==> flow/design.v <==
`timescale 1ns / 1ps
module Lowpass(input clk, input rst, input en, input [15:0] in, output [15:0] out);
	reg [15:0] ff [31:0];
	assign out = en ? ( ff[0] + ff[1] + ff[2]+ ff[3]+ ff[4]+ ff[5]+ ff[6]+ ff[7]+ ff[8]+ ff[9]+ ff[10]+ ff[11]+ ff[12]+ ff[13]+ ff[14]+
	ff[15]+ ff[16]+ ff[17]+ ff[18]+ ff[19]+ ff[20]+ ff[21]+ ff[22]+ ff[23]+ ff[24]+ ff[25]+ ff[26]+ ff[27]+ ff[28]+ ff[29]+ ff[30]+ ff[31]) >> 6 : 16'b0;
	integer i, j;
	always@(posedge clk or posedge rst) begin
		if(rst)
			for(i = 0; i < 32; i = i + 1)
				ff[i] <= 16'b0;
		else if(en) begin
			ff[0] <= in;
			for(i = 1; i < 32; i = i + 1)
				ff[i] <= ff[i-1];
		end
	end
endmodule
Lab notebook: Lowpass

Reports on Lowpass
Tool output for the design above before and after an edit, in the order of the flow.
Lines under "before" count in the file above, lines under "after" in the edited file.
"difference" is "after" less "before", of the values as shown; "relative change" is that difference over "before", in percent.
Operators carry their Yosys type and port widths (W data, S select, Z words).
Library cell names are shortened.
A cell with -- has no value.
Design
  design top: Lowpass
  clock port: clk
  standard-cell library: sky130hd
  corner: tt_025C_1v80

Diff
The edit as a unified diff against the file above.
The edited RTL no longer does the same as the RTL above: the edit was made by script, with no optimisation intended.
begin of diff
@@ -2,6 +2,6 @@
 module Lowpass(input clk, input rst, input en, input [15:0] in, output [15:0] out);
 	reg [15:0] ff [31:0];
-	assign out = en ? ( ff[0] + ff[1] + ff[2]+ ff[3]+ ff[4]+ ff[5]+ ff[6]+ ff[7]+ ff[8]+ ff[9]+ ff[10]+ ff[11]+ ff[12]+ ff[13]+ ff[14]+
-	ff[15]+ ff[16]+ ff[17]+ ff[18]+ ff[19]+ ff[20]+ ff[21]+ ff[22]+ ff[23]+ ff[24]+ ff[25]+ ff[26]+ ff[27]+ ff[28]+ ff[29]+ ff[30]+ ff[31]) >> 6 : 16'b0;
+	assign out = ( ff[0] + ff[1] + ff[2]+ ff[3]+ ff[4]+ ff[5]+ ff[6]+ ff[7]+ ff[8]+ ff[9]+ ff[10]+ ff[11]+ ff[12]+ ff[13]+ ff[14]+
+	ff[15]+ ff[16]+ ff[17]+ ff[18]+ ff[19]+ ff[20]+ ff[21]+ ff[22]+ ff[23]+ ff[24]+ ff[25]+ ff[26]+ ff[27]+ ff[28]+ ff[29]+ ff[30]+ ff[31]) >> 6;
 	integer i, j;
 	always@(posedge clk or posedge rst) begin
end of diff

Word level
Source: Yosys, flattened and elaborated. Widths are those after wreduce; folded enables and synchronous resets count as part of the registers. Registers that Yosys merges into a memory's read port (data or address) are not register bits. Print and check cells do not count. Equal cells are merged and count once.
Cells by class
  add/subtract/negate cells: before 31, after 31, difference 0, relative change 0.00%
  multiplexer cells: before 1, after 0, difference -1, relative change -100.00%
Operator list
  $mux W10: before 1, after 0, difference -1, relative change -100.00%
Operator kinds equal on both sides are left out: 1.
Storage and ports
  flip-flop bits (word level): before 512, after 512, difference 0, relative change 0.00%
  input bits: before 19, after 19, difference 0, relative change 0.00%

Depth
Longest topological path by Yosys (ltp), each cell counted once; first at word level (registers and memories cut), then after technology mapping (sequential cells cut; the memories' decode and read muxes count).
Depth
  depth after elaboration: before 32, after 31, difference -1, relative change -3.12%
  ABC_AREA: before 0, after 0
  depth in mapped cells: before 22, after 22, difference 0, relative change 0.00%
  mapped depth without buffers: before 22, after 22, difference 0, relative change 0.00%

Synthesis result
Source: synth_stat.txt of the flow (Yosys; design flattened, memories mapped). It holds for the ABC_AREA given above (unset counts as 0); a run with the other value may have another netlist.
Cell types
  o21ai_0: before 161, after 201, difference +40, relative change +24.84%
  clkbuf_1: before 77, after 46, difference -31, relative change -40.26%
  buf_2: before 0, after 30, difference +30
  o21ai_1: before 30, after 1, difference -29, relative change -96.67%
  nand2_1: before 191, after 202, difference +11, relative change +5.76%
  inv_1: before 566, after 573, difference +7, relative change +1.24%
  mux2_2: before 320, after 313, difference -7, relative change -2.19%
  xnor2_1: before 52, after 59, difference +7, relative change +13.46%
  and2_1: before 8, after 1, difference -7, relative change -87.50%
  xor2_1: before 7, after 11, difference +4, relative change +57.14%
  xnor3_1: before 4, after 0, difference -4, relative change -100.00%
  nor2_1: before 2, after 6, difference +4, relative change +200.00%
  a21o_1: before 5, after 2, difference -3, relative change -60.00%
  a31oi_1: before 3, after 0, difference -3, relative change -100.00%
  and3_1: before 3, after 0, difference -3, relative change -100.00%
  mux2_1: before 2, after 0, difference -2, relative change -100.00%
  nor3b_1: before 2, after 0, difference -2, relative change -100.00%
  nand2b_1: before 0, after 2, difference +2
Cell types equal on both sides are left out: 6.
Not every row of either side is listed.
Mapped netlist
  cell count: before 2418, after 2434, difference +16, relative change +0.66%
  cell area after synthesis (µm²): before 30239.0, after 30227.7, difference -11.3, relative change -0.04%
  sequential part of the area (µm²): before 12812.3, after 12812.3, difference 0.0, relative change 0.00%
  mapped flip-flops: before 512, after 512, difference 0, relative change 0.00%

Path before layout
Path of least setup slack by OpenSTA after synthesis, without wires, with an ideal clock, recovery checks aside; 20% of the period is set as input and as output delay. Where synthesis merged equal registers, the netlist keeps one of their names.
Timing path after synthesis
  kind: before register to output, after register to output
  start point: before reg ff[21][2], after reg ff[21][9]
  end point: before out out[6], after out out[9]
  period (ps): before 10000, after 10000, difference 0, relative change 0.00%
  time at the first pin (ps): before 0, after 0, difference 0
  arrival time (ps): before 6100, after 6045, difference -55, relative change -0.90%
  data required time (ps): before 8000, after 8000, difference 0, relative change 0.00%
  slack (ps): before 1900, after 1955, difference +55
  delay of the path (ps): before 6100, after 6045, difference -55, relative change -0.90%
  stages: before 23, after 21, difference -2, relative change -8.70%
  synthesis period reached (ps): before 8100, after 8045, difference -55, relative change -0.68%
"delay of the path" = arrival - input delay + setup time.
A path that ends at an output port has no setup time.
"stages" counts driving pins, that of a launching flip-flop among them; a cell with two outputs on the path counts twice.
"synthesis period reached" = period - worst setup slack (recovery checks aside). The figure is calculated, with input and output delays left at 20% of the set period.
Between the ends stands the longest chain of elaborated cells between them, by number of cells; it is not shown to be the way that was timed. Of several equally long chains one is given.
A line is the first line of the expression or statement that the cell stems from. Yosys adds cells for indexed reads and writes and turns some case tables into memories.
On the way, after synthesis, before
  cells stage by stage: dfrtp_1 inv_1 fa_1 inv_1 fa_1 inv_1 fa_1 fa_1 inv_1 fa_1 fa_1 inv_1 fa_1 inv_1 fa_1 ha_1 a41oi_1 o21ai_1 and2_1 a221o_1 a31oi_1 xnor2_1 and2_1
  cells in the longest elaborated chain: 12
  elaborated cells on any way between the ends: 12
  RTL lines with such cells: 1
  those cells by class: 11 x add/sub; 1 x mux
Ends and longest elaborated chain, after synthesis, before
  start: declaration: RTL line 3  | reg [15:0] ff [31:0];
  start: assignment: RTL line 10  | ff[i] <= 16'b0;
  start: assignment: RTL line 14  | ff[i] <= ff[i-1];
  $add A16 B16 Y16 x11: RTL line 4  | assign out = en ? ( ff[0] + ff[1] + ff[2]+ ff[3]+ ff[4]+ ff[5]+ ff[6]+ ff[7]+ ff[8]+ ff[9]+ ff[10]+ ff[11]+ ff ...
  $mux W10: RTL line 4
  end: declaration: RTL line 2  | module Lowpass(input clk, input rst, input en, input [15:0] in, output [15:0] out);
On the way, after synthesis, after
  cells stage by stage: dfrtp_1 inv_1 fa_1 inv_1 fa_1 fa_1 inv_1 fa_1 inv_1 fa_1 fa_1 fa_1 fa_1 ha_1 a21o_1 a21o_1 a221o_1 o21ai_1 a21oi_1 a21oi_2 xnor2_1
  cells in the longest elaborated chain: 11
  elaborated cells on any way between the ends: 11
  RTL lines with such cells: 1
  those cells by class: 11 x add/sub
Ends and longest elaborated chain, after synthesis, after
  start: declaration: RTL line 3  | reg [15:0] ff [31:0];
  start: assignment: RTL line 10  | ff[i] <= 16'b0;
  start: assignment: RTL line 14  | ff[i] <= ff[i-1];
  $add A16 B16 Y16 x11: RTL line 4  | assign out = ( ff[0] + ff[1] + ff[2]+ ff[3]+ ff[4]+ ff[5]+ ff[6]+ ff[7]+ ff[8]+ ff[9]+ ff[10]+ ff[11]+ ff[12]+ ...
  end: declaration: RTL line 2  | module Lowpass(input clk, input rst, input en, input [15:0] in, output [15:0] out);

Worst path after layout
From the final timing report of each run of pair 1: the path of least setup slack in the routed layout; clock arrival at registers is part of the times.
The report prints the path's times to 10 ps; the period is as set.
Timing path after layout
  kind: before register to output, after register to output
  start point: before reg ff[21][3], after reg ff[21][5]
  end point: before out out[4], after out out[4]
  period (ps): before 9660, after 9660, difference 0, relative change 0.00%
  time at the first pin (ps): before 600, after 610, difference +10, relative change +1.67%
  arrival time (ps): before 7390, after 7450, difference +60, relative change +0.81%
  data required time (ps): before 7730, after 7730, difference 0, relative change 0.00%
  slack (ps): before 340, after 280, difference -60
  stages: before 21, after 22, difference +1, relative change +4.76%
Between the ends stands the longest chain of elaborated cells between them, by number of cells; it is not shown to be the way that was timed. Of several equally long chains one is given.
On the way, after layout, before
  cells stage by stage: dfrtp_1 inv_1 fa_1 inv_1 fa_1 inv_1 fa_1 fa_1 inv_1 fa_1 fa_1 fa_1 fa_1 ha_1 a41oi_2 o21ai_1 and2_2 a221o_2 xor2_1 and2_1 clkdlybuf4s50_1
  cells in the longest elaborated chain: 12
  elaborated cells on any way between the ends: 12
  RTL lines with such cells: 1
  those cells by class: 11 x add/sub; 1 x mux
Ends and longest elaborated chain, after layout, before
  start: declaration: RTL line 3  | reg [15:0] ff [31:0];
  start: assignment: RTL line 10  | ff[i] <= 16'b0;
  start: assignment: RTL line 14  | ff[i] <= ff[i-1];
  $add A16 B16 Y16 x11: RTL line 4  | assign out = en ? ( ff[0] + ff[1] + ff[2]+ ff[3]+ ff[4]+ ff[5]+ ff[6]+ ff[7]+ ff[8]+ ff[9]+ ff[10]+ ff[11]+ ff ...
  $mux W10: RTL line 4
  end: declaration: RTL line 2  | module Lowpass(input clk, input rst, input en, input [15:0] in, output [15:0] out);
On the way, after layout, after
  cells stage by stage: dfrtp_1 inv_1 fa_1 fa_1 inv_1 fa_1 inv_1 fa_1 inv_1 fa_1 fa_1 fa_1 fa_1 ha_1 or3_1 o221ai_4 a21boi_1 o21ai_0 nand2b_1 a21oi_1 xnor2_1 clkdlybuf4s50_1
  cells in the longest elaborated chain: 11
  elaborated cells on any way between the ends: 11
  RTL lines with such cells: 1
  those cells by class: 11 x add/sub
Ends and longest elaborated chain, after layout, after
  start: declaration: RTL line 3  | reg [15:0] ff [31:0];
  start: assignment: RTL line 10  | ff[i] <= 16'b0;
  start: assignment: RTL line 14  | ff[i] <= ff[i-1];
  $add A16 B16 Y16 x11: RTL line 4  | assign out = ( ff[0] + ff[1] + ff[2]+ ff[3]+ ff[4]+ ff[5]+ ff[6]+ ff[7]+ ff[8]+ ff[9]+ ff[10]+ ff[11]+ ff[12]+ ...
  end: declaration: RTL line 2  | module Lowpass(input clk, input rst, input en, input [15:0] in, output [15:0] out);

Layout results
Runs of the flow (Yosys, OpenROAD) on both versions; the two runs of a pair have the same settings. The constraints put input and output delay at 20% of the set period each and load the outputs with 0.01 pF.
Flow settings, pair 1
  CORE_UTILIZATION: 40
  period_ns: 9.66
  CAP_MARGIN: 20
  CORE_MARGIN: 2
  SLEW_MARGIN: 20
Final reports, pair 1
  chip area after synthesis (Yosys) (µm²): before 30239.0, after 30227.7, difference -11.3, relative change -0.04%
  overall die area (µm²): before 77813.1, after 77785.2, difference -27.9, relative change -0.04%
  standard-cell area of the final layout (µm²): before 33387.0, after 33569.7, difference +182.7, relative change +0.55%
  worst slack on setup checks (ps): before 338, after 279, difference -59
  setup TNS (ps): before 0, after 0, difference 0
  achieved period (ps): before 9322, after 9381, difference +59, relative change +0.63%
Flow settings, pair 2
  ABC_AREA: 1
  CORE_MARGIN: 4
  CORE_UTILIZATION: 67
  GPL_ROUTABILITY_DRIVEN: 0
  HOLD_SLACK_MARGIN: 0.07
  PLACE_DENSITY_LB_ADDON: 0.03
  SLEW_MARGIN: 15
  period_ns: 6.18
  CAP_MARGIN: 20
Final reports, pair 2
  chip area after synthesis (Yosys) (µm²): before 30705.7, after 30718.2, difference +12.5, relative change +0.04%
  overall die area (µm²): before 49319.5, after 49337.3, difference +17.8, relative change +0.04%
  standard-cell area of the final layout (µm²): before 35454.0, after 35362.7, difference -91.3, relative change -0.26%
  worst slack on setup checks (ps): before -1967, after -1854, difference +113
  setup TNS (ps): before -18472, after -17075, difference +1397
  achieved period (ps): before 8147, after 8034, difference -113, relative change -1.39%
"achieved period" = clock period - worst setup slack. The figure is calculated, with input and output delays left at 20% of the set period.
